==> flow/design.v <==
module milestone1 (
	input logic CLOCK_50_I,                    
	input logic resetn,
	input  logic            M1_en,
	output  logic            M1_end,
	output logic   [17:0]   SRAM_address,
	input  logic   [15:0]   SRAM_read_data,
	output logic   [15:0]   SRAM_write_data,
	output logic            SRAM_we_n
);
typedef enum logic [6:0] {
  S_DELAY1,
	S_IDLE,
	IN_S_0,
	IN_S_1,
	IN_S_2,
	IN_S_3,
	IN_S_4,
	IN_S_5,
	IN_S_6,
	IN_S_7,
	IN_S_8,
	IN_S_9,
	IN_S_10,
	IN_S_11,
	IN_S_12,
	IN_S_13,
	IN_S_14,
	IN_S_15,
	IN_S_16,
	IN_S_17,
	IN_S_18,
	IN_S_19,
	IN_S_20,
	IN_S_21,
	CC_S0_0,
	CC_S0_1,
	CC_S0_2,
	CC_S0_3,
	CC_S0_4,
	CC_S0_5,
	CC_S1_0,
	CC_S1_1,
	CC_S1_2,
	CC_S1_3,
	CC_S1_4,
	CC_S1_5,
	EN_S_0,
	EN_S_1,
	EN_S_2,
	EN_S_3,
	EN_S_4,
	EN_S_5,
	EN_S_6,
	EN_S_7,
	EN_S_8,
	EN_S_9,
	EN_S_10,
	EN_S_11,
	EN_S_12,
	EN_S_13,
	EN_S_14,
	EN_S_15,
	EN_S_16,
	EN_S_17,
	EN_S_18,
	EN_S_19,
	EN_S_20,
	EN_S_21,
	EN_S_22,
	EN_S_23,
	EN_S_24,
	EN_S_25,
	EN_S_26,
	EN_S_27
} M1_state;
M1_state state;
parameter Yaddress = 18'd0,
Uaddress = 18'd38400,
Vaddress = 18'd57600,
RGBaddress = 18'd146944;
logic [17:0] data_counter;
logic [17:0] Y_counter;
logic [17:0] RGB_counter;
logic [17:0] U_counter; 
logic [9:0] Vert_count;
logic [9:0] Hori_count;
logic [15:0] Y;
logic [7:0] U [5:0];
logic [7:0] V [5:0];
logic [7:0] Ytest;
logic [7:0] Utest;
logic [7:0] Vtest;
logic [15:0] UPrime;
logic [15:0] VPrime;
logic [32:0] U_Even;
logic [32:0] U_Odd;
logic [32:0] V_Even;
logic [32:0] V_Odd;
logic [15:0] STORY;
logic [15:0] STORU;
logic [15:0] STORV;
logic [31:0] ans1;
logic [31:0] ans2;
logic [15:0] R;
logic [15:0] G;
logic [15:0] B;
logic [31:0] R0;
logic [31:0] G0;
logic [31:0] B0;
logic [31:0] R1;
logic [31:0] G1;
logic [31:0] B1;
logic [31:0] Mult_op_1, Mult_op_2, Mult_op_3, Mult_op_4, Mult_op_5, Mult_op_6, Mult_op_7, Mult_op_8;
logic [31:0] Mult_result1, Mult_result2, Mult_result3, Mult_result4;
logic [63:0] Mult_result_long1, Mult_result_long2, Mult_result_long3, Mult_result_long4;
assign Mult_result_long1 = Mult_op_1 * Mult_op_2;
assign Mult_result1 = Mult_result_long1[31:0];
assign Mult_result_long2 = Mult_op_3 * Mult_op_4;
assign Mult_result2 = Mult_result_long2[31:0];
assign Mult_result_long3 = Mult_op_5 * Mult_op_6;
assign Mult_result3 = Mult_result_long3[31:0];
assign Mult_result_long4 = Mult_op_7 * Mult_op_8;
assign Mult_result4 = Mult_result_long4[31:0];
always_comb begin
  			Mult_op_1 = 32'd0;
			Mult_op_2 = 32'd0;
			Mult_op_3 = 32'd0;
			Mult_op_4 = 32'd0;
			Mult_op_5 = 32'd0;
			Mult_op_6 = 32'd0;
			Mult_op_7 = 32'd0;
			Mult_op_8 = 32'd0;
	case(state)
		IN_S_5: begin
			Mult_op_1 = {24'd0,U[0]};
			Mult_op_2 = 32'd21;
			Mult_op_3 = {24'd0,V[0]};
			Mult_op_4 = 32'd21;
		end
		IN_S_6: begin
			Mult_op_1 = {24'd0,U[0]};
			Mult_op_2 = 32'd52;
			Mult_op_3 = {24'd0,V[0]};
			Mult_op_4 = 32'd52;
		end
		IN_S_7: begin
			Mult_op_1 = {24'd0,U[0]};
			Mult_op_2 = 32'd159;
			Mult_op_3 = {24'd0,V[0]};
			Mult_op_4 = 32'd159;
		end
		IN_S_8: begin
			Mult_op_1 = {24'd0,U[1]};
			Mult_op_2 = 32'd159;
			Mult_op_3 = {24'd0,V[1]};
			Mult_op_4 = 32'd159;
		end
		IN_S_9: begin
			Mult_op_1 = {24'd0,U[2]};
			Mult_op_2 = 32'd52;
			Mult_op_3 = {24'd0,V[2]};
			Mult_op_4 = 32'd52;
		end
		IN_S_10: begin
			Mult_op_1 = {24'd0,U[3]};
			Mult_op_2 = 32'd21;
			Mult_op_3 = {24'd0,V[3]};
			Mult_op_4 = 32'd21;
			Mult_op_5 = {24'd0,Y[15:8]}-32'd16;
			Mult_op_6 = 32'd76284;
			Mult_op_7 = {24'd0,Y[7:0]}-32'd16;
			Mult_op_8 = 32'd76284;
		end
		IN_S_11: begin
			Mult_op_1 = {24'd0,U[0]};
			Mult_op_2 = 32'd21;
			Mult_op_3 = {24'd0,V[0]};
			Mult_op_4 = 32'd21;
			Mult_op_5 = {24'd0,VPrime[15:8]}-32'd128;
			Mult_op_6 = 32'd104595;
			Mult_op_7 = {24'd0,VPrime[7:0]}-32'd128;
			Mult_op_8 = 32'd104595;
		end
		IN_S_12: begin
			Mult_op_1 = {24'd0,U[0]};
			Mult_op_2 = 32'd52;
			Mult_op_3 = {24'd0,V[0]};
			Mult_op_4 = 32'd52;
			Mult_op_5 = {24'd0,UPrime[15:8]}-32'd128;
			Mult_op_6 = 32'd25624;
			Mult_op_7 = {24'd0,UPrime[7:0]}-32'd128;
			Mult_op_8 = 32'd25624;
		end
		IN_S_13: begin
			Mult_op_1 = {24'd0,U[1]};
			Mult_op_2 = 32'd159;
			Mult_op_3 = {24'd0,V[1]};
			Mult_op_4 = 32'd159;
			Mult_op_5 = {24'd0,VPrime[15:8]}-32'd128;
			Mult_op_6 = 32'd53281;
			Mult_op_7 = {24'd0,VPrime[7:0]}-32'd128;
			Mult_op_8 = 32'd53281;
		end
		IN_S_14: begin
			Mult_op_1 = {24'd0,U[2]};
			Mult_op_2 = 32'd159;
			Mult_op_3 = {24'd0,V[2]};
			Mult_op_4 = 32'd159;
			Mult_op_5 = {24'd0,UPrime[15:8]}-32'd128;
			Mult_op_6 = 32'd132251;
			Mult_op_7 = {24'd0,UPrime[7:0]}-32'd128;
			Mult_op_8 = 32'd132251;;
		end
		IN_S_15: begin
			Mult_op_1 = {24'd0,U[3]};
			Mult_op_2 = 32'd52;
			Mult_op_3 = {24'd0,V[3]};
			Mult_op_4 = 32'd52;
		end
		IN_S_16: begin
			Mult_op_1 = {24'd0,U[4]};
			Mult_op_2 = 32'd21;
			Mult_op_3 = {24'd0,V[4]};
			Mult_op_4 = 32'd21;
			Mult_op_5 = {24'd0,Y[15:8]}-32'd16;
			Mult_op_6 = 32'd76284;
			Mult_op_7 = {24'd0,Y[7:0]}-32'd16;
			Mult_op_8 = 32'd76284;
		end
		IN_S_17: begin
			Mult_op_1 = {24'd0,U[0]};
			Mult_op_2 = 32'd21;
			Mult_op_3 = {24'd0,V[0]};
			Mult_op_4 = 32'd21;
			Mult_op_5 = {24'd0,VPrime[15:8]}-32'd128;
			Mult_op_6 = 32'd104595;
			Mult_op_7 = {24'd0,VPrime[7:0]}-32'd128;
			Mult_op_8 = 32'd104595;
		end
		IN_S_18: begin
			Mult_op_1 = {24'd0,U[1]};
			Mult_op_2 = 32'd52;
			Mult_op_3 = {24'd0,V[1]};
			Mult_op_4 = 32'd52;
			Mult_op_5 = {24'd0,UPrime[15:8]}-32'd128;
			Mult_op_6 = 32'd25624;
			Mult_op_7 = {24'd0,UPrime[7:0]}-32'd128;
			Mult_op_8 = 32'd25624;
		end
		IN_S_19: begin
			Mult_op_1 = {24'd0,U[2]};
			Mult_op_2 = 32'd159;
			Mult_op_3 = {24'd0,V[2]};
			Mult_op_4 = 32'd159;
			Mult_op_5 = {24'd0,VPrime[15:8]}-32'd128;
			Mult_op_6 = 32'd53281;
			Mult_op_7 = {24'd0,VPrime[7:0]}-32'd128;
			Mult_op_8 = 32'd53281;
		end
		IN_S_20: begin
			Mult_op_1 = {24'd0,U[3]};
			Mult_op_2 = 32'd159;
			Mult_op_3 = {24'd0,V[3]};
			Mult_op_4 = 32'd159;
			Mult_op_5 = {24'd0,UPrime[15:8]}-32'd128;
			Mult_op_6 = 32'd132251;
			Mult_op_7 = {24'd0,UPrime[7:0]}-32'd128;
			Mult_op_8 = 32'd132251;
		end
		IN_S_21: begin
			Mult_op_1 = {24'd0,U[4]};
			Mult_op_2 = 32'd52;
			Mult_op_3 = {24'd0,V[4]};
			Mult_op_4 = 32'd52;
		end
		CC_S0_0: begin
			Mult_op_1 = {24'd0,U[5]};
			Mult_op_2 = 32'd21;
			Mult_op_3 = {24'd0,V[5]};
			Mult_op_4 = 32'd21;
			Mult_op_5 = {24'd0,Y[15:8]}-32'd16;
			Mult_op_6 = 32'd76284;
			Mult_op_7 = {24'd0,Y[7:0]}-32'd16;
			Mult_op_8 = 32'd76284;
		end
		CC_S0_1: begin
			Mult_op_1 = {24'd0,U[0]};
			Mult_op_2 = 32'd21;
			Mult_op_3 = {24'd0,V[0]};
			Mult_op_4 = 32'd21;
			Mult_op_5 = {24'd0,VPrime[15:8]}-32'd128;
			Mult_op_6 = 32'd104595;
			Mult_op_7 = {24'd0,VPrime[7:0]}-32'd128;
			Mult_op_8 = 32'd104595;
		end
		CC_S0_2: begin
			Mult_op_1 = {24'd0,U[1]};
			Mult_op_2 = 32'd52;
			Mult_op_3 = {24'd0,V[1]};
			Mult_op_4 = 32'd52;
			Mult_op_5 = {24'd0,UPrime[15:8]}-32'd128;
			Mult_op_6 = 32'd25624;
			Mult_op_7 = {24'd0,UPrime[7:0]}-32'd128;
			Mult_op_8 = 32'd25624;
		end
		CC_S0_3: begin
			Mult_op_1 = {24'd0,U[2]};
			Mult_op_2 = 32'd159;
			Mult_op_3 = {24'd0,V[2]};
			Mult_op_4 = 32'd159;
			Mult_op_5 = {24'd0,VPrime[15:8]}-32'd128;
			Mult_op_6 = 32'd53281;
			Mult_op_7 = {24'd0,VPrime[7:0]}-32'd128;
			Mult_op_8 = 32'd53281;	
		end
		CC_S0_4: begin
			Mult_op_1 = {24'd0,U[3]};
			Mult_op_2 = 32'd159;
			Mult_op_3 = {24'd0,V[3]};
			Mult_op_4 = 32'd159;
			Mult_op_5 = {24'd0,UPrime[15:8]}-32'd128;
			Mult_op_6 = 32'd132251;
			Mult_op_7 = {24'd0,UPrime[7:0]}-32'd128;
			Mult_op_8 = 32'd132251;
		end
		CC_S0_5: begin
			Mult_op_1 = {24'd0,U[4]};
			Mult_op_2 = 32'd52;
			Mult_op_3 = {24'd0,V[4]};
			Mult_op_4 = 32'd52;
		end
		CC_S1_0: begin
			Mult_op_1 = {24'd0,U[5]};
			Mult_op_2 = 32'd21;
			Mult_op_3 = {24'd0,V[5]};
			Mult_op_4 = 32'd21;
			Mult_op_5 = {24'd0,Y[15:8]}-32'd16;
			Mult_op_6 = 32'd76284;
			Mult_op_7 = {24'd0,Y[7:0]}-32'd16;
			Mult_op_8 = 32'd76284;
		end
		CC_S1_1: begin
			Mult_op_1 = {24'd0,U[0]};
			Mult_op_2 = 32'd21;
			Mult_op_3 = {24'd0,V[0]};
			Mult_op_4 = 32'd21;
			Mult_op_5 = {24'd0,VPrime[15:8]}-32'd128;
			Mult_op_6 = 32'd104595;
			Mult_op_7 = {24'd0,VPrime[7:0]}-32'd128;
			Mult_op_8 = 32'd104595;
		end
		CC_S1_2: begin
			Mult_op_1 = {24'd0,U[1]};
			Mult_op_2 = 32'd52;
			Mult_op_3 = {24'd0,V[1]};
			Mult_op_4 = 32'd52;
			Mult_op_5 = {24'd0,UPrime[15:8]}-32'd128;
			Mult_op_6 = 32'd25624;
			Mult_op_7 = {24'd0,UPrime[7:0]}-32'd128;
			Mult_op_8 = 32'd25624;
		end
		CC_S1_3: begin
			Mult_op_1 = {24'd0,U[2]};
			Mult_op_2 = 32'd159;
			Mult_op_3 = {24'd0,V[2]};
			Mult_op_4 = 32'd159;
			Mult_op_5 = {24'd0,VPrime[15:8]}-32'd128;
			Mult_op_6 = 32'd53281;
			Mult_op_7 = {24'd0,VPrime[7:0]}-32'd128;
			Mult_op_8 = 32'd53281;
		end
		CC_S1_4: begin
			Mult_op_1 = {24'd0,U[3]};
			Mult_op_2 = 32'd159;
			Mult_op_3 = {24'd0,V[3]};
			Mult_op_4 = 32'd159;
			Mult_op_5 = {24'd0,UPrime[15:8]}-32'd128;
			Mult_op_6 = 32'd132251;
			Mult_op_7 = {24'd0,UPrime[7:0]}-32'd128;
			Mult_op_8 = 32'd132251;
		end
		CC_S1_5: begin
			Mult_op_1 = {24'd0,U[4]};
			Mult_op_2 = 32'd52;
			Mult_op_3 = {24'd0,V[4]};
			Mult_op_4 = 32'd52;
		end
		EN_S_0: begin
			Mult_op_1 = {24'd0,U[5]};
			Mult_op_2 = 32'd21;
			Mult_op_3 = {24'd0,V[5]};
			Mult_op_4 = 32'd21;
			Mult_op_5 = {24'd0,Y[15:8]}-32'd16;
			Mult_op_6 = 32'd76284;
			Mult_op_7 = {24'd0,Y[7:0]}-32'd16;
			Mult_op_8 = 32'd76284;
		end
		EN_S_1: begin
			Mult_op_1 = {24'd0,U[1]};
			Mult_op_2 = 32'd21;
			Mult_op_3 = {24'd0,V[1]};
			Mult_op_4 = 32'd21;
			Mult_op_5 = {24'd0,VPrime[15:8]}-32'd128;
			Mult_op_6 = 32'd104595;
			Mult_op_7 = {24'd0,VPrime[7:0]}-32'd128;
			Mult_op_8 = 32'd104595;
		end
		EN_S_2: begin
			Mult_op_1 = {24'd0,U[2]};
			Mult_op_2 = 32'd52;
			Mult_op_3 = {24'd0,V[2]};
			Mult_op_4 = 32'd52;
			Mult_op_5 = {24'd0,UPrime[15:8]}-32'd128;
			Mult_op_6 = 32'd25624;
			Mult_op_7 = {24'd0,UPrime[7:0]}-32'd128;
			Mult_op_8 = 32'd25624;
		end
		EN_S_3: begin
			Mult_op_1 = {24'd0,U[3]};
			Mult_op_2 = 32'd159;
			Mult_op_3 = {24'd0,V[3]};
			Mult_op_4 = 32'd159;
			Mult_op_5 = {24'd0,VPrime[15:8]}-32'd128;
			Mult_op_6 = 32'd53281;
			Mult_op_7 = {24'd0,VPrime[7:0]}-32'd128;
			Mult_op_8 = 32'd53281;	
		end
		EN_S_4: begin
			Mult_op_1 = {24'd0,U[4]};
			Mult_op_2 = 32'd159;
			Mult_op_3 = {24'd0,V[4]};
			Mult_op_4 = 32'd159;
			Mult_op_5 = {24'd0,UPrime[15:8]}-32'd128;
			Mult_op_6 = 32'd132251;
			Mult_op_7 = {24'd0,UPrime[7:0]}-32'd128;
			Mult_op_8 = 32'd132251;
		end
		EN_S_5: begin
			Mult_op_1 = {24'd0,U[5]};
			Mult_op_2 = 32'd52;
			Mult_op_3 = {24'd0,V[5]};
			Mult_op_4 = 32'd52;
		end
		EN_S_6: begin
			Mult_op_1 = {24'd0,U[5]};
			Mult_op_2 = 32'd21;
			Mult_op_3 = {24'd0,V[5]};
			Mult_op_4 = 32'd21;
			Mult_op_5 = {24'd0,Y[15:8]}-32'd16;
			Mult_op_6 = 32'd76284;
			Mult_op_7 = {24'd0,Y[7:0]}-32'd16;
			Mult_op_8 = 32'd76284;
		end
		EN_S_7: begin
			Mult_op_1 = {24'd0,U[2]};
			Mult_op_2 = 32'd21;
			Mult_op_3 = {24'd0,V[2]};
			Mult_op_4 = 32'd21;
			Mult_op_5 = {24'd0,VPrime[15:8]}-32'd128;
			Mult_op_6 = 32'd104595;
			Mult_op_7 = {24'd0,VPrime[7:0]}-32'd128;
			Mult_op_8 = 32'd104595;
		end
		EN_S_8: begin
			Mult_op_1 = {24'd0,U[3]};
			Mult_op_2 = 32'd52;
			Mult_op_3 = {24'd0,V[3]};
			Mult_op_4 = 32'd52;
			Mult_op_5 = {24'd0,UPrime[15:8]}-32'd128;
			Mult_op_6 = 32'd25624;
			Mult_op_7 = {24'd0,UPrime[7:0]}-32'd128;
			Mult_op_8 = 32'd25624;
		end
		EN_S_9: begin
			Mult_op_1 = {24'd0,U[4]};
			Mult_op_2 = 32'd159;
			Mult_op_3 = {24'd0,V[4]};
			Mult_op_4 = 32'd159;
			Mult_op_5 = {24'd0,VPrime[15:8]}-32'd128;
			Mult_op_6 = 32'd53281;
			Mult_op_7 = {24'd0,VPrime[7:0]}-32'd128;
			Mult_op_8 = 32'd53281;
		end
		EN_S_10: begin
			Mult_op_1 = {24'd0,U[5]};
			Mult_op_2 = 32'd159;
			Mult_op_3 = {24'd0,V[5]};
			Mult_op_4 = 32'd159;
			Mult_op_5 = {24'd0,UPrime[15:8]}-32'd128;
			Mult_op_6 = 32'd132251;
			Mult_op_7 = {24'd0,UPrime[7:0]}-32'd128;
			Mult_op_8 = 32'd132251;
		end
		EN_S_11: begin
			Mult_op_1 = {24'd0,U[5]};
			Mult_op_2 = 32'd52;
			Mult_op_3 = {24'd0,V[5]};
			Mult_op_4 = 32'd52;
		end
		EN_S_12: begin
			Mult_op_1 = {24'd0,U[5]};
			Mult_op_2 = 32'd21;
			Mult_op_3 = {24'd0,V[5]};
			Mult_op_4 = 32'd21;
			Mult_op_5 = {24'd0,Y[15:8]}-32'd16;
			Mult_op_6 = 32'd76284;
			Mult_op_7 = {24'd0,Y[7:0]}-32'd16;
			Mult_op_8 = 32'd76284;
		end
		EN_S_13: begin
			Mult_op_1 = {24'd0,U[3]};
			Mult_op_2 = 32'd21;
			Mult_op_3 = {24'd0,V[3]};
			Mult_op_4 = 32'd21;
			Mult_op_5 = {24'd0,VPrime[15:8]}-32'd128;
			Mult_op_6 = 32'd104595;
			Mult_op_7 = {24'd0,VPrime[7:0]}-32'd128;
			Mult_op_8 = 32'd104595;
		end
		EN_S_14: begin
			Mult_op_1 = {24'd0,U[4]};
			Mult_op_2 = 32'd52;
			Mult_op_3 = {24'd0,V[4]};
			Mult_op_4 = 32'd52;
			Mult_op_5 = {24'd0,UPrime[15:8]}-32'd128;
			Mult_op_6 = 32'd25624;
			Mult_op_7 = {24'd0,UPrime[7:0]}-32'd128;
			Mult_op_8 = 32'd25624;
		end
		EN_S_15: begin
			Mult_op_1 = {24'd0,U[5]};
			Mult_op_2 = 32'd159;
			Mult_op_3 = {24'd0,V[5]};
			Mult_op_4 = 32'd159;
			Mult_op_5 = {24'd0,VPrime[15:8]}-32'd128;
			Mult_op_6 = 32'd53281;
			Mult_op_7 = {24'd0,VPrime[7:0]}-32'd128;
			Mult_op_8 = 32'd53281;	
			end
		EN_S_16: begin
			Mult_op_1 = {24'd0,U[5]};
			Mult_op_2 = 32'd159;
			Mult_op_3 = {24'd0,V[5]};
			Mult_op_4 = 32'd159;
			Mult_op_5 = {24'd0,UPrime[15:8]}-32'd128;
			Mult_op_6 = 32'd132251;
			Mult_op_7 = {24'd0,UPrime[7:0]}-32'd128;
			Mult_op_8 = 32'd132251;
		end
		EN_S_17: begin
			Mult_op_1 = {24'd0,U[5]};
			Mult_op_2 = 32'd52;
			Mult_op_3 = {24'd0,V[5]};
			Mult_op_4 = 32'd52;
		end
		EN_S_18: begin
			Mult_op_1 = {24'd0,U[5]};
			Mult_op_2 = 32'd21;
			Mult_op_3 = {24'd0,V[5]};
			Mult_op_4 = 32'd21;
			Mult_op_5 = {24'd0,Y[15:8]}-32'd16;
			Mult_op_6 = 32'd76284;
			Mult_op_7 = {24'd0,Y[7:0]}-32'd16;
			Mult_op_8 = 32'd76284;
		end
		EN_S_19: begin
			Mult_op_5 = {24'd0,VPrime[15:8]}-32'd128;
			Mult_op_6 = 32'd104595;
			Mult_op_7 = {24'd0,VPrime[7:0]}-32'd128;
			Mult_op_8 = 32'd104595;
		end
		EN_S_20: begin
			Mult_op_5 = {24'd0,UPrime[15:8]}-32'd128;
			Mult_op_6 = 32'd25624;
			Mult_op_7 = {24'd0,UPrime[7:0]}-32'd128;
			Mult_op_8 = 32'd25624;
		end
		EN_S_21: begin
			Mult_op_5 = {24'd0,VPrime[15:8]}-32'd128;
			Mult_op_6 = 32'd53281;
			Mult_op_7 = {24'd0,VPrime[7:0]}-32'd128;
			Mult_op_8 = 32'd53281;
		end
		EN_S_22: begin
			Mult_op_5 = {24'd0,UPrime[15:8]}-32'd128;
			Mult_op_6 = 32'd132251;
			Mult_op_7 = {24'd0,UPrime[7:0]}-32'd128;
			Mult_op_8 = 32'd132251;
		end
		endcase
	end
	always_ff @ (posedge CLOCK_50_I or negedge resetn) begin
		if (resetn == 1'b0) begin	
			state <= S_IDLE;
			SRAM_we_n <= 1'b1;
			SRAM_write_data <= 16'd0;
			SRAM_address <= 18'd0;
			data_counter <= 18'd0;
			Y_counter <= 18'd0;
			RGB_counter <= 18'd0;
			Vert_count <= 10'd0;
			Hori_count <= 10'd0;
			M1_end <= 1'b0;
			Y <= 16'd0;
			UPrime <= 16'd0; 
			VPrime <= 16'd0;
			STORU <= 16'd0;
			STORV <= 16'd0;
			R <= 16'd0;
			G <= 16'd0;
			B <= 16'd0;
			R0 <= 32'd0;
			G0 <= 32'd0;
			B0 <= 32'd0;
			R1 <= 32'd0;
			G1 <= 32'd0;
			B1 <= 32'd0;
			{U[5], U[4], U[3], U[2], U[1], U[0]} <= 48'd0;
			{V[5], V[4], V[3], V[2], V[1], V[0]} <= 48'd0;
			ans1 <= 32'd0;
			ans2 <= 32'd0;
			end else begin
			case (state)
				S_IDLE: begin		
					if (Hori_count == 10'd319) begin
						Vert_count <= Vert_count + 10'd1;
						Hori_count <= 10'd0;
						data_counter <= data_counter - 18'd1;
					end
					if (Vert_count == 10'd239 && Hori_count == 10'd319) begin
						M1_end <= 1'b1;
					end
					if (M1_en == 1'b1 && M1_end!=1'b1 && !(Vert_count == 10'd239 && Hori_count == 10'd319))
					state <= IN_S_0;	
				end
				S_DELAY1: begin
				  state <= IN_S_0;	
				end
				IN_S_0: begin
				  SRAM_address <= Uaddress + data_counter;
					SRAM_we_n <= 1'b1;
					state <= IN_S_1;
				end
				IN_S_1: begin
				  SRAM_address <= Vaddress + data_counter;
					data_counter <= data_counter +18'd1;
					SRAM_we_n <= 1'b1;
					state <= IN_S_2;
				end
				IN_S_2: begin
				  SRAM_address <= Uaddress + data_counter;
					SRAM_we_n <= 1'b1;
					state <= IN_S_3;
				end
				IN_S_3: begin
				  SRAM_address <= Vaddress + data_counter;
				  data_counter <= data_counter +18'd1;
					SRAM_we_n <= 1'b1;
					U[0] <= SRAM_read_data[15:8];
					U[1] <= SRAM_read_data[7:0];
					state <= IN_S_4;
				end
				IN_S_4: begin
				  SRAM_address <= Yaddress + Y_counter;
					Y_counter <= Y_counter + 18'd1;
					SRAM_we_n <= 1'b1;
					V[0] <= SRAM_read_data[15:8];
					V[1] <= SRAM_read_data[7:0];
					state <= IN_S_5;
				end
				IN_S_5: begin
				  SRAM_address <= Uaddress + data_counter;
					SRAM_we_n <= 1'b1;
					ans1 <= $signed(Mult_result1);
					ans2 <= $signed(Mult_result2);
					U[2] <= SRAM_read_data[15:8];
					U[3] <= SRAM_read_data[7:0];
					state <= IN_S_6;
				end
				IN_S_6: begin
					SRAM_address <= Vaddress + data_counter;
					data_counter <= data_counter +18'd1;
					SRAM_we_n <= 1'b1;
					ans1 <= $signed(ans1-Mult_result1);
					ans2 <= $signed(ans2-Mult_result2);
					V[2] <= SRAM_read_data[15:8];
					V[3] <= SRAM_read_data[7:0];
					state <= IN_S_7;
				end
				IN_S_7: begin
					SRAM_we_n <= 1'b1;
					Y <= SRAM_read_data;
					Ytest <= SRAM_read_data[15:8];
					ans1 <= $signed(ans1+Mult_result1);
					ans2 <= $signed(ans2+Mult_result2);
					state <= IN_S_8;
				end
				IN_S_8: begin
					SRAM_we_n <= 1'b1;
					ans1 <= $signed(ans1+Mult_result1);
					ans2 <= $signed(ans2+Mult_result2);
					U[4] <= SRAM_read_data[15:8];
					U[5] <= SRAM_read_data[7:0];
					state <= IN_S_9;
				end
				IN_S_9: begin
					ans1 <= $signed(ans1-Mult_result1);
					ans2 <= $signed(ans2-Mult_result2);
					V[4] <= SRAM_read_data[15:8];
					V[5] <= SRAM_read_data[7:0];
					state <= IN_S_10;
				end
				IN_S_10: begin
					UPrime[15:8] <= U[0];
					UPrime[7:0] <= $signed(ans1+Mult_result1+8'd128) >>8;
					ans1 <= $signed(ans1+Mult_result1+8'd128) >> 8;
					Utest <= $signed(ans1+Mult_result1+8'd128) >> 8;
					VPrime[15:8] <= V[0];
					VPrime[7:0] <= $signed(ans2+Mult_result2+8'd128) >> 8;			
					ans2 <= $signed(ans2+Mult_result2+8'd128) >> 8;
					Vtest <= $signed(ans2+Mult_result2+8'd128) >> 8;
					R0 <= $signed(Mult_result3);
					G0 <= $signed(Mult_result3);
					B0 <= $signed(Mult_result3);
					R1 <= $signed(Mult_result4);
					G1 <= $signed(Mult_result4);
					B1 <= $signed(Mult_result4);
					state <= IN_S_11;
				end
				IN_S_11: begin
					ans1 <= $signed(Mult_result1);
					ans2 <= $signed(Mult_result2);
					R0 <= $signed(R0 + Mult_result3);
					R1 <= $signed(R1 + Mult_result4);
					state <= IN_S_12;
				end
				IN_S_12: begin
				  SRAM_address <= Yaddress + Y_counter;
					Y_counter <= Y_counter + 18'd1;
					SRAM_we_n <= 1'b1;
					ans1 <= $signed(ans1-Mult_result1);
					ans2 <= $signed(ans2-Mult_result2);
					G0 <= $signed(G0 - Mult_result3);
					G1 <= $signed(G1 - Mult_result4);
					state <= IN_S_13;
				end
				IN_S_13: begin
					SRAM_address <= Yaddress + Y_counter;
					Y_counter <= Y_counter + 18'd1;
					SRAM_we_n <= 1'b1;
					ans1 <= $signed(ans1+Mult_result1);
					ans2 <= $signed(ans2+Mult_result2);
					G0 <= $signed(G0 - Mult_result3);
					G1 <= $signed(G1 - Mult_result4);
					state <= IN_S_14;
				end
				IN_S_14: begin
				  SRAM_address <= Uaddress + data_counter;
					SRAM_we_n <= 1'b1;
					Hori_count <= Hori_count + 10'd1;
					ans1 <= $signed(ans1+Mult_result1);
					ans2 <= $signed(ans2+Mult_result2);
					B0 <= $signed(B0 + Mult_result3);
					B1 <= $signed(B1 + Mult_result4);
					state <= IN_S_15;
				end
				IN_S_15: begin
					SRAM_address <= Vaddress + data_counter;
					data_counter <= data_counter + 18'd1;
					SRAM_we_n <= 1'b1;
					Y <= SRAM_read_data;
					ans1 <= $signed(ans1-Mult_result1);
					ans2 <= $signed(ans2-Mult_result2);
					R[15:8] <= R0[31] ? 8'd0 : |R0[30:24] ? 8'd255 : R0[23:16];
					G[15:8] <= G0[31] ? 8'd0 : |G0[30:24] ? 8'd255 : G0[23:16];
					B[15:8] <= B0[31] ? 8'd0 : |B0[30:24] ? 8'd255 : B0[23:16];
					R[7:0] <= R1[31] ? 8'd0 : |R1[30:24] ? 8'd255 : R1[23:16];
					G[7:0] <= G1[31] ? 8'd0 : |G1[30:24] ? 8'd255 : G1[23:16];
					B[7:0] <= B1[31] ? 8'd0 : |B1[30:24] ? 8'd255 : B1[23:16];
					SRAM_we_n <= 1'b1;
					state <= IN_S_16;
				end
				IN_S_16: begin
					SRAM_address <= RGBaddress + RGB_counter;
					SRAM_write_data <= {R[15:8],G[15:8]};
					RGB_counter <= RGB_counter + 18'd1;
					STORY <= SRAM_read_data;
					UPrime[15:8] <= U[1];
					UPrime[7:0] <= $signed(ans1+Mult_result1+8'd128) >> 8;
					VPrime[15:8] <= V[1];
					VPrime[7:0] <= $signed(ans2+Mult_result2+8'd128) >> 8;			
					R0 <= $signed(Mult_result3);
					G0 <= $signed(Mult_result3);
					B0 <= $signed(Mult_result3);
					R1 <= $signed(Mult_result4);
					G1 <= $signed(Mult_result4);
					B1 <= $signed(Mult_result4);
					SRAM_we_n <= 1'b0;
					state <= IN_S_17;
				end
				IN_S_17: begin
					STORU <= SRAM_read_data;
					SRAM_address <= RGBaddress + RGB_counter;
					SRAM_write_data <= {B[15:8],R[7:0]};
					RGB_counter <= RGB_counter + 18'd1;
					ans1 <= $signed(Mult_result1);
					ans2 <= $signed(Mult_result2);
					R0 <= $signed(R0 + Mult_result3);
					R1 <= $signed(R1 + Mult_result4);
					SRAM_we_n <= 1'b0;
					state <= IN_S_18;
				end
				IN_S_18: begin
					STORV <= SRAM_read_data;
					SRAM_address <= RGBaddress + RGB_counter;
					SRAM_write_data <= {G[7:0],B[7:0]};
					RGB_counter <= RGB_counter + 18'd1;
					ans1 <= $signed(ans1-Mult_result1);
					ans2 <= $signed(ans2-Mult_result2);
					G0 <= $signed(G0 - Mult_result3);
					G1 <= $signed(G1 - Mult_result4);
					SRAM_we_n <= 1'b0;
					state <= IN_S_19;
				end
				IN_S_19: begin
					SRAM_address <= Yaddress + Y_counter;
					Y_counter <= Y_counter + 18'd1;
					SRAM_we_n <= 1'b1;
					Y <= STORY;
					ans1 <= $signed(ans1+Mult_result1);
					ans2 <= $signed(ans2+Mult_result2);
					G0 <= $signed(G0 - Mult_result3);
					G1 <= $signed(G1 - Mult_result4);
					state <= IN_S_20;
				end
				IN_S_20: begin
					SRAM_we_n <= 1'b1;
					ans1 <= $signed(ans1+Mult_result1);
					ans2 <= $signed(ans2+Mult_result2);
					B0 <= $signed(B0 + Mult_result3);
					B1 <= $signed(B1 + Mult_result4);
					state <= IN_S_21;
				end
				IN_S_21: begin
					SRAM_we_n <= 1'b1;
					Hori_count <= Hori_count + 10'd2;
					ans1 <= $signed(ans1-Mult_result1);
					ans2 <= $signed(ans2-Mult_result2);
					R[15:8] <= R0[31] ? 8'd0 : |R0[30:24] ? 8'd255 : R0[23:16];
					G[15:8] <= G0[31] ? 8'd0 : |G0[30:24] ? 8'd255 : G0[23:16];
					B[15:8] <= B0[31] ? 8'd0 : |B0[30:24] ? 8'd255 : B0[23:16];
					R[7:0] <= R1[31] ? 8'd0 : |R1[30:24] ? 8'd255 : R1[23:16];
					G[7:0] <= G1[31] ? 8'd0 : |G1[30:24] ? 8'd255 : G1[23:16];
					B[7:0] <= B1[31] ? 8'd0 : |B1[30:24] ? 8'd255 : B1[23:16];
					Hori_count <= Hori_count + 10'd2;
					state <= CC_S0_0;
					U_counter <= 18'd5;
				end
				CC_S0_0: begin	
					SRAM_address <= RGBaddress + RGB_counter;
					SRAM_write_data <= {R[15:8],G[15:8]};
					RGB_counter <= RGB_counter + 18'd1;
					STORY <= SRAM_read_data;
					UPrime[15:8] <= U[2];
					UPrime[7:0] <= $signed(ans1+Mult_result1+8'd128) >> 8;
					VPrime[15:8] <= V[2];
					VPrime[7:0] <= $signed(ans2+Mult_result2+8'd128) >> 8;			
					R0 <= Mult_result3;
					G0 <= Mult_result3;
					B0 <= Mult_result3;
					R1 <= Mult_result4;
					G1 <= Mult_result4;
					B1 <= Mult_result4;
					U[0] <= U[1];
					U[1] <= U[2];
					U[2] <= U[3];
					U[3] <= U[4];
					U[4] <= U[5];	
					U[5] <= STORU[15:8];
					V[0] <= V[1];
					V[1] <= V[2];
					V[2] <= V[3];
					V[3] <= V[4];
					V[4] <= V[5];	
					V[5] <= STORV[15:8];
					SRAM_we_n <= 1'b0;
					state <= CC_S0_1;	
				end
				CC_S0_1: begin
					Hori_count <= Hori_count + 10'd2;
					SRAM_address <= RGBaddress + RGB_counter;
					SRAM_write_data <= {B[15:8],R[7:0]};
					RGB_counter <= RGB_counter + 18'd1;
					ans1 <= $signed(Mult_result1);
					ans2 <= $signed(Mult_result2);
					R0 <= $signed(R0 + Mult_result3);
					R1 <= $signed(R1 + Mult_result4);
					SRAM_we_n <= 1'b0;
					state <= CC_S0_2;	
				end
				CC_S0_2: begin
					SRAM_address <= RGBaddress + RGB_counter;
					SRAM_write_data <= {G[7:0],B[7:0]};
					RGB_counter <= RGB_counter + 18'd1;
					ans1 <= $signed(ans1-Mult_result1);
					ans2 <= $signed(ans2-Mult_result2);
					G0 <= $signed(G0 - Mult_result3);
					G1 <= $signed(G1 - Mult_result4);
					SRAM_we_n <= 1'b0;
					state <= CC_S0_3;	
				end
				CC_S0_3: begin
					SRAM_address <= Yaddress + Y_counter;
					Y_counter <= Y_counter + 18'd1;
					Y <= STORY;
					SRAM_we_n <= 1'b1;
					ans1 <= $signed(ans1+Mult_result1);
					ans2 <= $signed(ans2+Mult_result2);
					G0 <= $signed(G0 - Mult_result3);
					G1 <= $signed(G1 - Mult_result4);
					state <= CC_S0_4;	
				end
				CC_S0_4: begin
					SRAM_address <= Uaddress + data_counter;
					SRAM_we_n <= 1'b1;
					ans1 <= $signed(ans1+Mult_result1);
					ans2 <= $signed(ans2+Mult_result2);
					B0 <= $signed(B0 + Mult_result3);
					B1 <= $signed(B1 + Mult_result4);
					state <= CC_S0_5;	
				end
				CC_S0_5: begin
					SRAM_address <= Vaddress + data_counter;
					data_counter <= data_counter + 18'd1;
					U_counter <= U_counter + 18'd1;
					SRAM_we_n <= 1'b1;
					ans1 <= $signed(ans1-Mult_result1);
					ans2 <= $signed(ans2-Mult_result2);
					R[15:8] <= R0[31] ? 8'd0 : |R0[30:24] ? 8'd255 : R0[23:16];
					G[15:8] <= G0[31] ? 8'd0 : |G0[30:24] ? 8'd255 : G0[23:16];
					B[15:8] <= B0[31] ? 8'd0 : |B0[30:24] ? 8'd255 : B0[23:16];
					R[7:0] <= R1[31] ? 8'd0 : |R1[30:24] ? 8'd255 : R1[23:16];
					G[7:0] <= G1[31] ? 8'd0 : |G1[30:24] ? 8'd255 : G1[23:16];
					B[7:0] <= B1[31] ? 8'd0 : |B1[30:24] ? 8'd255 : B1[23:16];
					state <= CC_S1_0;	
				end
				CC_S1_0: begin	
					Hori_count <= Hori_count + 10'd2;
					SRAM_address <= RGBaddress + RGB_counter;
					SRAM_write_data <= {R[15:8],G[15:8]};
					RGB_counter <= RGB_counter + 18'd1;
					STORY <= SRAM_read_data;
					UPrime[15:8] <= U[2];
					UPrime[7:0] <= $signed(ans1+Mult_result1+8'd128) >> 8;
					VPrime[15:8] <= V[2];
					VPrime[7:0] <= $signed(ans2+Mult_result2+8'd128) >> 8;			
					R0 <= $signed(Mult_result3);
					G0 <= $signed(Mult_result3);
					B0 <= $signed(Mult_result3);
					R1 <= $signed(Mult_result4);
					G1 <= $signed(Mult_result4);
					B1 <= $signed(Mult_result4);
					U[0] <= U[1];
					U[1] <= U[2];
					U[2] <= U[3];
					U[3] <= U[4];
					U[4] <= U[5];	
					U[5] <= STORU[7:0];
					V[0] <= V[1];
					V[1] <= V[2];
					V[2] <= V[3];
					V[3] <= V[4];
					V[4] <= V[5];	
					V[5] <= STORV[7:0];
					SRAM_we_n <= 1'b0;
					state <= CC_S1_1;	
				end
				CC_S1_1: begin
					STORU <= SRAM_read_data;
					SRAM_address <= RGBaddress + RGB_counter;
					SRAM_write_data <= {B[15:8],R[7:0]};
					RGB_counter <= RGB_counter + 18'd1;
					ans1 <= $signed(Mult_result1);
					ans2 <= $signed(Mult_result2);
					R0 <= $signed(R0 + Mult_result3);
					R1 <= $signed(R1 + Mult_result4);
					SRAM_we_n <= 1'b0;
					state <= CC_S1_2;	
				end
				CC_S1_2: begin
					STORV <= SRAM_read_data;
					SRAM_address <= RGBaddress + RGB_counter;
					SRAM_write_data <= {G[7:0],B[7:0]};
					RGB_counter <= RGB_counter + 18'd1;
					ans1 <= $signed(ans1-Mult_result1);
					ans2 <= $signed(ans2-Mult_result2);
					G0 <= $signed(G0 - Mult_result3);
					G1 <= $signed(G1 - Mult_result4);
					SRAM_we_n <= 1'b0;
					state <= CC_S1_3;	
				end
				CC_S1_3: begin
					SRAM_address <= Yaddress + Y_counter;
					Y_counter <= Y_counter + 18'd1;
					Y <= STORY;
					SRAM_we_n <= 1'b1;
					ans1 <= $signed(ans1+Mult_result1);
					ans2 <= $signed(ans2+Mult_result2);
					G0 <= $signed(G0 - Mult_result3);
					G1 <= $signed(G1 - Mult_result4);
					state <= CC_S1_4;	
				end
				CC_S1_4: begin
					SRAM_we_n <= 1'b1;
					ans1 <= $signed(ans1+Mult_result1);
					ans2 <= $signed(ans2+Mult_result2);
					B0 <= $signed(B0 + Mult_result3);
					B1 <= $signed(B1 + Mult_result4);
					state <= CC_S1_5;	
				end
				CC_S1_5: begin
					ans1 <= $signed(ans1-Mult_result1);
					ans2 <= $signed(ans2-Mult_result2);
					R[15:8] <= R0[31] ? 8'd0 : |R0[30:24] ? 8'd255 : R0[23:16];
					G[15:8] <= G0[31] ? 8'd0 : |G0[30:24] ? 8'd255 : G0[23:16];
					B[15:8] <= B0[31] ? 8'd0 : |B0[30:24] ? 8'd255 : B0[23:16];
					R[7:0] <= R1[31] ? 8'd0 : |R1[30:24] ? 8'd255 : R1[23:16];
					G[7:0] <= G1[31] ? 8'd0 : |G1[30:24] ? 8'd255 : G1[23:16];
					B[7:0] <= B1[31] ? 8'd0 : |B1[30:24] ? 8'd255 : B1[23:16];
					SRAM_we_n <= 1'b1;
					if (Hori_count == 10'd311) 
					   state <= EN_S_0;
					else 
					   state <= CC_S0_0;	
				end
				EN_S_0: begin	
					SRAM_address <= RGBaddress + RGB_counter;
					SRAM_write_data <= {R[15:8],G[15:8]};
					RGB_counter <= RGB_counter + 18'd1;
					STORY <= SRAM_read_data;
					UPrime[15:8] <= U[2];
					UPrime[7:0] <= $signed(ans1+Mult_result1+8'd128) >> 8;
					VPrime[15:8] <= V[2];
					VPrime[7:0] <= $signed(ans2+Mult_result2+8'd128) >> 8;			
					R0 <= $signed(Mult_result3);
					G0 <= $signed(Mult_result3);
					B0 <= $signed(Mult_result3);
					R1 <= $signed(Mult_result4);
					G1 <= $signed(Mult_result4);
					B1 <= $signed(Mult_result4);
					SRAM_we_n <= 1'b0;
					state <= EN_S_1;	
				end
				EN_S_1: begin
					SRAM_address <= RGBaddress + RGB_counter;
					SRAM_write_data <= {B[15:8],R[7:0]};
					RGB_counter <= RGB_counter + 18'd1;
					ans1 <= $signed(Mult_result1);
					ans2 <= $signed(Mult_result2);
					R0 <= $signed(R0 + Mult_result3);
					R1 <= $signed(R1 + Mult_result4);
					SRAM_we_n <= 1'b0;
					state <= EN_S_2;	
				end
				EN_S_2: begin
					SRAM_address <= RGBaddress + RGB_counter;
					SRAM_write_data <= {G[7:0],B[7:0]};
					RGB_counter <= RGB_counter + 18'd1;
					ans1 <= $signed(ans1-Mult_result1);
					ans2 <= $signed(ans2-Mult_result2);
					G0 <= $signed(G0 - Mult_result3);
					G1 <= $signed(G1 - Mult_result4);
					SRAM_we_n <= 1'b0;
					state <= EN_S_3;	
				end
				EN_S_3: begin
					SRAM_address <= Yaddress + Y_counter;
					Y_counter <= Y_counter + 18'd1;
					SRAM_we_n <= 1'b1;
					Y <= STORY;
					ans1 <= $signed(ans1+Mult_result1);
					ans2 <= $signed(ans2+Mult_result2);
					G0 <= $signed(G0 - Mult_result3);
					G1 <= $signed(G1 - Mult_result4);
					state <= EN_S_4;	
				end
				EN_S_4: begin
					SRAM_we_n <= 1'b1;
					ans1 <= $signed(ans1+Mult_result1);
					ans2 <= $signed(ans2+Mult_result2);
					B0 <= $signed(B0 + Mult_result3);
					B1 <= $signed(B1 + Mult_result4);
					state <= EN_S_5;	
				end
				EN_S_5: begin
					Hori_count <= Hori_count + 10'd2;
					SRAM_we_n <= 1'b1;
					ans1 <= $signed(ans1-Mult_result1);
					ans2 <= $signed(ans2-Mult_result2);
					R[15:8] <= R0[31] ? 8'd0 : |R0[30:24] ? 8'd255 : R0[23:16];
					G[15:8] <= G0[31] ? 8'd0 : |G0[30:24] ? 8'd255 : G0[23:16];
					B[15:8] <= B0[31] ? 8'd0 : |B0[30:24] ? 8'd255 : B0[23:16];
					R[7:0] <= R1[31] ? 8'd0 : |R1[30:24] ? 8'd255 : R1[23:16];
					G[7:0] <= G1[31] ? 8'd0 : |G1[30:24] ? 8'd255 : G1[23:16];
					B[7:0] <= B1[31] ? 8'd0 : |B1[30:24] ? 8'd255 : B1[23:16];
					SRAM_we_n <= 1'b1;
					state <= EN_S_6;	
				end
				EN_S_6: begin
					SRAM_address <= RGBaddress + RGB_counter;
					SRAM_write_data <= {R[15:8],G[15:8]};
					RGB_counter <= RGB_counter + 18'd1;
					STORY <= SRAM_read_data;
					UPrime[15:8] <= U[3];
					UPrime[7:0] <= $signed(ans1+Mult_result1+8'd128) >> 8;
					VPrime[15:8] <= V[3];
					VPrime[7:0] <= $signed(ans2+Mult_result2+8'd128) >> 8;			
					R0 <= $signed(Mult_result3);
					G0 <= $signed(Mult_result3);
					B0 <= $signed(Mult_result3);
					R1 <= $signed(Mult_result4);
					G1 <= $signed(Mult_result4);
					B1 <= $signed(Mult_result4);
					SRAM_we_n <= 1'b0;
					state <= EN_S_7;
				end
				EN_S_7: begin
					SRAM_address <= RGBaddress + RGB_counter;
					SRAM_write_data <= {B[15:8],R[7:0]};
					RGB_counter <= RGB_counter + 18'd1;
					ans1 <= $signed(Mult_result1);
					ans2 <= $signed(Mult_result2);
					R0 <= $signed(R0 + Mult_result3);
					R1 <= $signed(R1 + Mult_result4);
					SRAM_we_n <= 1'b0;	
					state <= EN_S_8;
				end
				EN_S_8: begin
					SRAM_address <= RGBaddress + RGB_counter;
					SRAM_write_data <= {G[7:0],B[7:0]};
					RGB_counter <= RGB_counter + 18'd1;
					ans1 <= $signed(ans1-Mult_result1);
					ans2 <= $signed(ans2-Mult_result2);
					G0 <= $signed(G0 - Mult_result3);
					G1 <= $signed(G1 - Mult_result4);
					SRAM_we_n <= 1'b0;	
					state <= EN_S_9;
				end
				EN_S_9: begin
					SRAM_address <= Yaddress + Y_counter;
					Y_counter <= Y_counter + 18'd1;
					SRAM_we_n <= 1'b1;
					Y <= STORY;
					ans1 <= $signed(ans1+Mult_result1);
					ans2 <= $signed(ans2+Mult_result2);
					G0 <= $signed(G0 - Mult_result3);
					G1 <= $signed(G1 - Mult_result4);
					state <= EN_S_10;
				end
				EN_S_10: begin
					SRAM_we_n <= 1'b1;
					ans1 <= $signed(ans1+Mult_result1);
					ans2 <= $signed(ans2+Mult_result2);
					B0 <= $signed(B0 + Mult_result3);
					B1 <= $signed(B1 + Mult_result4);
					state <= EN_S_11;
				end
				EN_S_11: begin
					SRAM_we_n <= 1'b1;
					Hori_count <= Hori_count + 10'd2;
					ans1 <= $signed(ans1-Mult_result1);
					ans2 <= $signed(ans2-Mult_result2);
					R[15:8] <= R0[31] ? 8'd0 : |R0[30:24] ? 8'd255 : R0[23:16];
					G[15:8] <= G0[31] ? 8'd0 : |G0[30:24] ? 8'd255 : G0[23:16];
					B[15:8] <= B0[31] ? 8'd0 : |B0[30:24] ? 8'd255 : B0[23:16];
					R[7:0] <= R1[31] ? 8'd0 : |R1[30:24] ? 8'd255 : R1[23:16];
					G[7:0] <= G1[31] ? 8'd0 : |G1[30:24] ? 8'd255 : G1[23:16];
					B[7:0] <= B1[31] ? 8'd0 : |B1[30:24] ? 8'd255 : B1[23:16];
					state <= EN_S_12;
				end
				EN_S_12: begin
					SRAM_address <= RGBaddress + RGB_counter;
					SRAM_write_data <= {R[15:8],G[15:8]};
					RGB_counter <= RGB_counter + 18'd1;
					STORY <= SRAM_read_data;
					UPrime[15:8] <= U[4];
					UPrime[7:0] <= $signed(ans1+Mult_result1+8'd128) >> 8;
					VPrime[15:8] <= V[4];
					VPrime[7:0] <= $signed(ans2+Mult_result2+8'd128) >> 8;			
					R0 <= $signed(Mult_result3);
					G0 <= $signed(Mult_result3);
					B0 <= $signed(Mult_result3);
					R1 <= $signed(Mult_result4);
					G1 <= $signed(Mult_result4);
					B1 <= $signed(Mult_result4);
					SRAM_we_n <= 1'b0;
					state <= EN_S_13;
				end
				EN_S_13: begin
					SRAM_address <= RGBaddress + RGB_counter;
					SRAM_write_data <= {B[15:8],R[7:0]};
					RGB_counter <= RGB_counter + 18'd1;
					ans1 <= $signed(Mult_result1);
					ans2 <= $signed(Mult_result2);
					R0 <= $signed(R0 + Mult_result3);
					R1 <= $signed(R1 + Mult_result4);
					SRAM_we_n <= 1'b0;
					state <= EN_S_14;
				end
				EN_S_14: begin
					SRAM_address <= RGBaddress + RGB_counter;
					SRAM_write_data <= {G[7:0],B[7:0]};
					RGB_counter <= RGB_counter + 18'd1;
					ans1 <= $signed(ans1-Mult_result1);
					ans2 <= $signed(ans2-Mult_result2);
					G0 <= $signed(G0 - Mult_result3);
					G1 <= $signed(G1 - Mult_result4);
					SRAM_we_n <= 1'b0;
					state <= EN_S_15;
				end
				EN_S_15: begin
					SRAM_we_n <= 1'b1;
					Y <= STORY;
					ans1 <= $signed(ans1+Mult_result1);
					ans2 <= $signed(ans2+Mult_result2);
					G0 <= $signed(G0 - Mult_result3);
					G1 <= $signed(G1 - Mult_result4);
					state <= EN_S_16;
				end
				EN_S_16: begin
					SRAM_we_n <= 1'b1;
					ans1 <= $signed(ans1+Mult_result1);
					ans2 <= $signed(ans2+Mult_result2);
					B0 <= $signed(B0 + Mult_result3);
					B1 <= $signed(B1 + Mult_result4);
					state <= EN_S_17;
				end
				EN_S_17: begin
					SRAM_we_n <= 1'b1;
					ans1 <= $signed(ans1-Mult_result1);
					ans2 <= $signed(ans2-Mult_result2);
					R[15:8] <= R0[31] ? 8'd0 : |R0[30:24] ? 8'd255 : R0[23:16];
					G[15:8] <= G0[31] ? 8'd0 : |G0[30:24] ? 8'd255 : G0[23:16];
					B[15:8] <= B0[31] ? 8'd0 : |B0[30:24] ? 8'd255 : B0[23:16];
					R[7:0] <= R1[31] ? 8'd0 : |R1[30:24] ? 8'd255 : R1[23:16];
					G[7:0] <= G1[31] ? 8'd0 : |G1[30:24] ? 8'd255 : G1[23:16];
					B[7:0] <= B1[31] ? 8'd0 : |B1[30:24] ? 8'd255 : B1[23:16];
					SRAM_we_n <= 1'b1;
					state <= EN_S_18;
				end
				EN_S_18: begin
					SRAM_address <= RGBaddress + RGB_counter;
					SRAM_write_data <= {R[15:8],G[15:8]};
					RGB_counter <= RGB_counter + 18'd1;
					Hori_count <= Hori_count + 10'd2;
					UPrime[15:8] <= U[5];
					UPrime[7:0] <= $signed(ans1+Mult_result1+8'd128) >> 8;
					VPrime[15:8] <= V[5];
					VPrime[7:0] <= $signed(ans2+Mult_result2+8'd128) >> 8;			
					R0 <= $signed(Mult_result3);
					G0 <= $signed(Mult_result3);
					B0 <= $signed(Mult_result3);
					R1 <= $signed(Mult_result4);
					G1 <= $signed(Mult_result4);
					B1 <= $signed(Mult_result4);
					SRAM_we_n <= 1'b0;
					state <= EN_S_19;
				end
				EN_S_19: begin
					SRAM_address <= RGBaddress + RGB_counter;
					SRAM_write_data <= {B[15:8],R[7:0]};
					RGB_counter <= RGB_counter + 18'd1;
					R0 <= $signed(R0 + Mult_result3);
					R1 <= $signed(R1 + Mult_result4);
					SRAM_we_n <= 1'b0;
					state <= EN_S_20;
				end
				EN_S_20: begin
					SRAM_address <= RGBaddress + RGB_counter;
					SRAM_write_data <= {G[7:0],B[7:0]};
					RGB_counter <= RGB_counter + 18'd1;
					G0 <= $signed(G0 - Mult_result3);
					G1 <= $signed(G1 - Mult_result4);
					SRAM_we_n <= 1'b0;
					state <= EN_S_21;
				end
				EN_S_21: begin
					SRAM_we_n <= 1'b1;
					G0 <= $signed(G0 - Mult_result3);
					G1 <= $signed(G1 - Mult_result4);
					state <= EN_S_22;
				end
				EN_S_22: begin
					SRAM_we_n <= 1'b1;
					B0 <= $signed(B0 + Mult_result3);
					B1 <= $signed(B1 + Mult_result4);
					state <= EN_S_23;
				end
				EN_S_23: begin
					Hori_count <= Hori_count + 10'd2;
					SRAM_we_n <= 1'b1;
					R[15:8] <= R0[31] ? 8'd0 : |R0[30:24] ? 8'd255 : R0[23:16];
					G[15:8] <= G0[31] ? 8'd0 : |G0[30:24] ? 8'd255 : G0[23:16];
					B[15:8] <= B0[31] ? 8'd0 : |B0[30:24] ? 8'd255 : B0[23:16];
					R[7:0] <= R1[31] ? 8'd0 : |R1[30:24] ? 8'd255 : R1[23:16];
					G[7:0] <= G1[31] ? 8'd0 : |G1[30:24] ? 8'd255 : G1[23:16];
					B[7:0] <= B1[31] ? 8'd0 : |B1[30:24] ? 8'd255 : B1[23:16];
					SRAM_we_n <= 1'b1;
					state <= EN_S_24;
				end
				EN_S_24: begin
					SRAM_address <= RGBaddress + RGB_counter;
					SRAM_write_data <= {R[15:8],G[15:8]};
					RGB_counter <= RGB_counter + 18'd1;
					SRAM_we_n <= 1'b0;
					state <= EN_S_25;
				end
				EN_S_25: begin
					SRAM_address <= RGBaddress + RGB_counter;
					SRAM_write_data <= {B[15:8],R[7:0]};
					RGB_counter <= RGB_counter + 18'd1;
					SRAM_we_n <= 1'b0;
					state <= EN_S_26;
				end
				EN_S_26: begin
					SRAM_address <= RGBaddress + RGB_counter;
					SRAM_write_data <= {G[7:0],B[7:0]};
					RGB_counter <= RGB_counter + 18'd1;
					SRAM_we_n <= 1'b0;
					state <= EN_S_27;
				end
				EN_S_27: begin
				  SRAM_we_n <= 1'b1;
				  state <= S_IDLE;
				end
				default: state <= S_IDLE;
			endcase
		end
	end
	endmodule
# Reports on milestone1
# Each step is given for the RTL above and for the edited RTL.
# Lines under "orig" count in the file above, lines under "edited" in the edited file.
# "change" is "edited" less "orig", of the values as shown; "change_rel_pct" is that difference over "orig", in percent.
# Operators: Yosys type, input widths -> output width; for muxes data width and select width s.
# Library cell names are shortened.
# Not given: n/a
[setup]
top_module = "milestone1"
clock = "CLOCK_50_I"
cell_library = "sky130hd"
corner = "tt_025C_1v80"

# The edit
# The edit as a unified diff against the file above.
# The edit is scripted: it alters the design's behaviour and was not made to optimise anything.
# begin of diff
@@ -933,5 +933,5 @@
 				CC_S0_5: begin
 					SRAM_address <= Vaddress + data_counter;
-					data_counter <= data_counter + 18'd1;
+					data_counter <= data_counter ^ 18'd1;
 					U_counter <= U_counter + 18'd1;
 					SRAM_we_n <= 1'b1;
# end of diff

# After elaboration
# Yosys after proc, flatten, opt, wreduce and memory -nomap, before mapping. Print and check cells are not counted.
[bits]
columns = ["element", "orig", "edited", "change", "change_rel_pct"]
rows = [
  ["out_inout_bits", 36, 36, 0, 0.00],
  ["inputBits", 19, 19, 0, 0.00],
  ["wordCells", 270, 276, 6, 2.22],
  ["ff_bits", 613, 613, 0, 0.00],
]
[classes]
columns = ["element", "orig", "edited", "change", "change_rel_pct"]
rows = [
  ["mul", 4, 4, 0, 0.00],
  ["addsub", 28, 28, 0, 0.00],
  ["logic", 1, 3, 2, 200.00],
  ["equal", 68, 68, 0, 0.00],
  ["reduce_logical", 71, 74, 3, 4.23],
  ["mux", 57, 57, 0, 0.00],
]
[op_table]
columns = ["cell", "orig", "edited", "change", "change_rel_pct"]
rows = [
  ["$not 1->1", 1, 3, 2, 200.00],
  ["$reduce_bool 3->1", 4, 5, 1, 25.00],
  ["$pmux 18 s2", 1, 0, -1, -100.00],
  ["$pmux 18 s3", 0, 1, 1, "n/a"],
  ["$reduce_and 3->1", 0, 1, 1, "n/a"],
  ["$reduce_or 4->1", 0, 1, 1, "n/a"],
  ["$eq 7x6->1 const B", 32, 32, 0, 0.00],
  ["$mux 8", 18, 18, 0, 0.00],
  ["$eq 7x5->1 const B", 16, 16, 0, 0.00],
  ["$reduce_or 8->1", 13, 13, 0, 0.00],
  ["$reduce_bool 2->1", 12, 12, 0, 0.00],
  ["$pmux 8 s2", 10, 10, 0, 0.00],
  ["$reduce_or 7->1", 9, 9, 0, 0.00],
  ["$eq 7x4->1 const B", 8, 8, 0, 0.00],
  ["$add 32x32->32", 6, 6, 0, 0.00],
  ["$pmux 32 s2", 6, 6, 0, 0.00],
  ["$reduce_or 16->1", 6, 6, 0, 0.00],
  ["$reduce_and 2->1", 5, 5, 0, 0.00],
  ["$eq 7x3->1 const B", 4, 4, 0, 0.00],
  ["$mul 32x32->32", 4, 4, 0, 0.00],
  ["$pmux 8 s6", 4, 4, 0, 0.00],
  ["$reduce_or 2->1", 4, 4, 0, 0.00],
  ["$sub 32x32->32", 4, 4, 0, 0.00],
  ["$sub 8x8->9 const B", 4, 4, 0, 0.00],
  ["$add 18x1->18 const B", 3, 3, 0, 0.00],
  ["$logic_and 1x1->1", 3, 3, 0, 0.00],
  ["$pmux 8 s3", 3, 3, 0, 0.00],
  ["$reduce_or 6->1", 3, 3, 0, 0.00],
]
# Not every row of either side is listed.

# Logic depth
# Longest topological path by Yosys (ltp), each cell counted once; first at word level (registers and memories cut), then after technology mapping (sequential cells cut; the memories' decode and read muxes count).
[depth]
columns = ["element", "orig", "edited", "change", "change_rel_pct"]
rows = [
  ["depth_word", 7, 7, 0, 0.00],
  ["abc_area", "0", "0", "n/a", "n/a"],
  ["depth_mapped", 50, 51, 1, 2.00],
  ["ltp_nobuf", 46, 48, 2, 4.35],
]

# After synthesis
# Yosys stat after the flow's synthesis: flattened, memories mapped to cells. It holds for the ABC_AREA given above (unset counts as 0); a run with the other value may have another netlist.
[types]
columns = ["cell_type", "orig", "edited", "change", "change_rel_pct"]
rows = [
  ["o21ai_0", 345, 442, 97, 28.12],
  ["nor2_1", 728, 633, -95, -13.05],
  ["nand2_1", 623, 691, 68, 10.91],
  ["a21oi_1", 579, 516, -63, -10.88],
  ["a31oi_1", 90, 62, -28, -31.11],
  ["nand3_1", 123, 97, -26, -21.14],
  ["inv_1", 869, 894, 25, 2.88],
  ["clkbuf_1", 281, 259, -22, -7.83],
  ["xnor2_1", 275, 256, -19, -6.91],
  ["a222oi_1", 51, 70, 19, 37.25],
  ["xor2_1", 159, 176, 17, 10.69],
  ["o221ai_1", 39, 23, -16, -41.03],
  ["a21o_1", 120, 106, -14, -11.67],
  ["o21ai_1", 7, 19, 12, 171.43],
  ["a221oi_1", 45, 34, -11, -24.44],
  ["a221o_1", 45, 55, 10, 22.22],
  ["or3_1", 39, 29, -10, -25.64],
  ["o21bai_1", 65, 74, 9, 13.85],
]
# Not every row of either side is listed.
[synth_totals]
columns = ["element", "orig", "edited", "change", "change_rel_pct"]
rows = [
  ["buf_cells", 346, 320, -26, -7.51],
  ["area_um2", 62712.6, 62090.8, -621.8, -0.99],
  ["stdcells", 7323, 7235, -88, -1.20],
  ["flip_flops", 612, 612, 0, 0.00],
]

# Worst setup path after synthesis
# OpenSTA on the mapped netlist: ideal clock, no wires. The path of least setup slack (recovery checks aside). Input and output delay are each 20% of the period. Register names are those of the netlist, which keeps one name where synthesis merged equal registers.
[synth_timing]
columns = ["element", "orig", "edited", "change", "change_rel_pct"]
rows = [
  ["path_type", "reg-to-reg", "reg-to-reg", "n/a", "n/a"],
  ["startpoint", "reg state", "reg state", "n/a", "n/a"],
  ["endpoint", "reg G0[31]", "reg G0[31]", "n/a", "n/a"],
  ["tclk_ns", 13.0, 13.0, 0.0, 0.00],
  ["path_stages", 48, 48, 0, 0.00],
  ["t_arrival_ns", 10.968, 11.072, 0.104, 0.95],
  ["path_delay_ns", 11.103, 11.198, 0.095, 0.86],
  ["launch_ns", 0.000, 0.000, 0.000, "n/a"],
  ["slack_ns", 1.898, 1.802, -0.096, "n/a"],
  ["period_less_setup_slack_ns", 11.102, 11.198, 0.096, 0.86],
]
# "path_delay_ns" = arrival - input delay + setup time.
# "path_stages": output pins that drive a net of the path, with the launching flip-flop's if there is one; two outputs of one cell count as two.
# "period_less_setup_slack_ns" is the clock period less the worst setup slack; recovery checks do not enter. This is arithmetic on one report: input and output delays are still those of the set period (20% each).
# Where an end lacks its bit number, it is one bit of the signal, or one of the new flip-flops if synthesis recoded a state register.
# At most two assigning lines are given for a register; there are more.
[synth_via_orig]
path_cell_list = "dfrtp_1 > clkbuf_1 > buf_2 > nor2_1 > nand2_1 > a311o_1 > o2111ai_1 > o31a_1 > clkbuf_1 > nand2_1 > nor4b_1 > nor3_1 > nor2_1 > nor2_1 > fa_1 > inv_1 > fa_1 > fa_1 > (+12 left out) > nor2_1 > nor2_1 > o21ai_0 > xnor2_1 > ha_1 > a21o_1 > a21o_1 > a21oi_1 > a21oi_1 > o21ai_0 > maj3_2 > maj3_2 > o2111ai_1 > a31oi_1 > maj3_1 > maj3_2 > mux2i_1 > o211ai_1"
[synth_rtl_orig]
columns = ["element", "line_no", "text"]
rows = [
  ["start: declaration", 77, "M1_state state;"],
  ["start: assignment", 595, "state <= S_IDLE;"],
  ["start: assignment", 635, "state <= IN_S_0;"],
  ["end: assignment", 724, "G0 <= $signed(Mult_result3);"],
  ["end: assignment", 744, "G0 <= $signed(G0 - Mult_result3);"],
  ["end: declaration", 109, "logic [31:0] G0;"],
]
# orig: Chain of elaborated cells between the ends: none given.
[synth_via_edited]
path_cell_list = "dfrtp_1 > clkbuf_1 > inv_1 > nor2_1 > nor2_1 > a21oi_1 > nor2_1 > o31ai_1 > or2_1 > clkbuf_1 > nor4b_1 > nor3_1 > nor2_1 > nor2_1 > fa_1 > inv_1 > fa_1 > fa_1 > (+12 left out) > a21o_1 > a21oi_1 > xor2_1 > ha_1 > and3_1 > and3_1 > nor2b_1 > and2_1 > a2111oi_2 > a41oi_1 > a31oi_2 > o21bai_4 > a211oi_2 > or3_4 > o21bai_4 > a211oi_4 > xnor2_1 > a311o_1"
[synth_rtl_edited]
columns = ["element", "line_no", "text"]
rows = [
  ["start: declaration", 77, "M1_state state;"],
  ["start: assignment", 595, "state <= S_IDLE;"],
  ["start: assignment", 635, "state <= IN_S_0;"],
  ["end: assignment", 724, "G0 <= $signed(Mult_result3);"],
  ["end: assignment", 744, "G0 <= $signed(G0 - Mult_result3);"],
  ["end: declaration", 109, "logic [31:0] G0;"],
]
# edited: Chain of elaborated cells between the ends: none given.

# Timing after layout
# Path of least setup slack in the final report of the runs of pair A (OpenROAD, finished layout, wires in). Where an end is a register, its clock arrival counts in the times.
[layout_timing]
columns = ["element", "orig", "edited", "change", "change_rel_pct"]
rows = [
  ["path_type", "reg-to-reg", "reg-to-reg", "n/a", "n/a"],
  ["startpoint", "reg state", "reg state", "n/a", "n/a"],
  ["endpoint", "reg G1[29]", "reg G0[31]", "n/a", "n/a"],
  ["t_arrival_ns", 12.34, 12.42, 0.08, 0.65],
  ["path_stages", 42, 45, 3, 7.14],
  ["tclk_ns", 12.5, 12.5, 0.0, 0.00],
  ["slack_ns", 0.73, 0.66, -0.07, "n/a"],
  ["launch_ns", 0.69, 0.71, 0.02, 2.90],
]
# Where an end lacks its bit number, it is one bit of the signal, or one of the new flip-flops if synthesis recoded a state register.
# At most two assigning lines are given for a register; there are more.
[layout_via_orig]
path_cell_list = "dfrtp_2 > inv_1 > nand2_1 > nor2_1 > nor4_1 > nor2b_2 > nand2_4 > nand3_1 > and2_1 > nor2_1 > nor2_1 > fa_1 > fa_1 > inv_1 > fa_1 > inv_1 > fa_1 > inv_1 > (+6 left out) > a21oi_1 > o21ai_0 > xor2_1 > inv_1 > ha_1 > and3_1 > nand2_1 > nor3_1 > a2bb2o_1 > o41ai_2 > o31ai_1 > maj3_1 > a41o_1 > a21o_1 > maj3_2 > maj3_2 > mux2i_1 > o221ai_1"
[layout_rtl_orig]
columns = ["element", "line_no", "text"]
rows = [
  ["start: declaration", 77, "M1_state state;"],
  ["start: assignment", 595, "state <= S_IDLE;"],
  ["start: assignment", 635, "state <= IN_S_0;"],
  ["end: assignment", 727, "G1 <= $signed(Mult_result4);"],
  ["end: assignment", 745, "G1 <= $signed(G1 - Mult_result4);"],
  ["end: declaration", 112, "logic [31:0] G1;"],
]
# orig: Chain of elaborated cells between the ends: none given.
[layout_via_edited]
path_cell_list = "dfrtp_2 > buf_4 > nor2_1 > a21o_1 > a22oi_1 > nor2_1 > a311oi_1 > nor2_4 > nor2_4 > buf_4 > buf_4 > nand2_1 > nand2_1 > fa_1 > inv_1 > fa_1 > ha_1 > fa_1 > (+9 left out) > a21o_1 > a21oi_1 > xor2_1 > ha_1 > and3_1 > and3_1 > nor2b_1 > and2_1 > a2111oi_2 > a41oi_1 > a31oi_2 > o21bai_4 > a211oi_2 > or3_4 > o21bai_4 > a211oi_4 > xnor2_1 > a311o_1"
[layout_rtl_edited]
columns = ["element", "line_no", "text"]
rows = [
  ["start: declaration", 77, "M1_state state;"],
  ["start: assignment", 595, "state <= S_IDLE;"],
  ["start: assignment", 635, "state <= IN_S_0;"],
  ["end: assignment", 724, "G0 <= $signed(Mult_result3);"],
  ["end: assignment", 744, "G0 <= $signed(G0 - Mult_result3);"],
  ["end: declaration", 109, "logic [31:0] G0;"],
]
# edited: Chain of elaborated cells between the ends: none given.

# Layout results
# Both versions went through the flow (Yosys, OpenROAD) with the same settings in each pair. Constraints: input delay and output delay 20% of the set period each, output load 0.01 pF.
[flow_settings_pair_A]
CORE_UTILIZATION = 40
period_ns = 12.5
CAP_MARGIN = 20
CORE_MARGIN = 2
SLEW_MARGIN = 20
[results_pair_A]
columns = ["element", "orig", "edited", "change", "change_rel_pct"]
rows = [
  ["total_negative_slack_ns", 0.000, 0.000, 0.000, "n/a"],
  ["achievedPeriod_ns", 11.772, 11.836, 0.064, 0.54],
  ["fin_util_frac", 0.44, 0.44, 0.00, "n/a"],
  ["die_um2", 159964.0, 158396.0, -1568.0, -0.98],
  ["ws_hold_ns", 0.467, 0.470, 0.003, "n/a"],
  ["worstSetupSlack_ns", 0.728, 0.664, -0.064, "n/a"],
  ["cell_area_final_um2", 68649.6, 67856.3, -793.3, -1.16],
  ["synthArea_um2", 62712.6, 62090.8, -621.8, -0.99],
]
[flow_settings_pair_B]
ABC_AREA = 1
CORE_ASPECT_RATIO = 1.3
CORE_MARGIN = 5
CORE_UTILIZATION = 56
GPL_TIMING_DRIVEN = 0
SETUP_SLACK_MARGIN = 0.19
period_ns = 8.74
CAP_MARGIN = 20
SLEW_MARGIN = 20
[results_pair_B]
columns = ["element", "orig", "edited", "change", "change_rel_pct"]
rows = [
  ["total_negative_slack_ns", -11.424, -19.825, -8.401, "n/a"],
  ["achievedPeriod_ns", 9.271, 9.316, 0.045, 0.49],
  ["fin_util_frac", 0.702, 0.687, -0.015, "n/a"],
  ["die_um2", 126445.0, 125183.0, -1262.0, -1.00],
  ["ws_hold_ns", 0.469, 0.479, 0.010, "n/a"],
  ["worstSetupSlack_ns", -0.531, -0.576, -0.045, "n/a"],
  ["cell_area_final_um2", 83236.1, 80507.2, -2728.9, -3.28],
  ["synthArea_um2", 66850.4, 66163.5, -686.9, -1.03],
]
# "achievedPeriod_ns" is the run's clock period less its worst setup slack. It is reckoned from that one timing run; input and output delays stay at 20% of the period that was set.
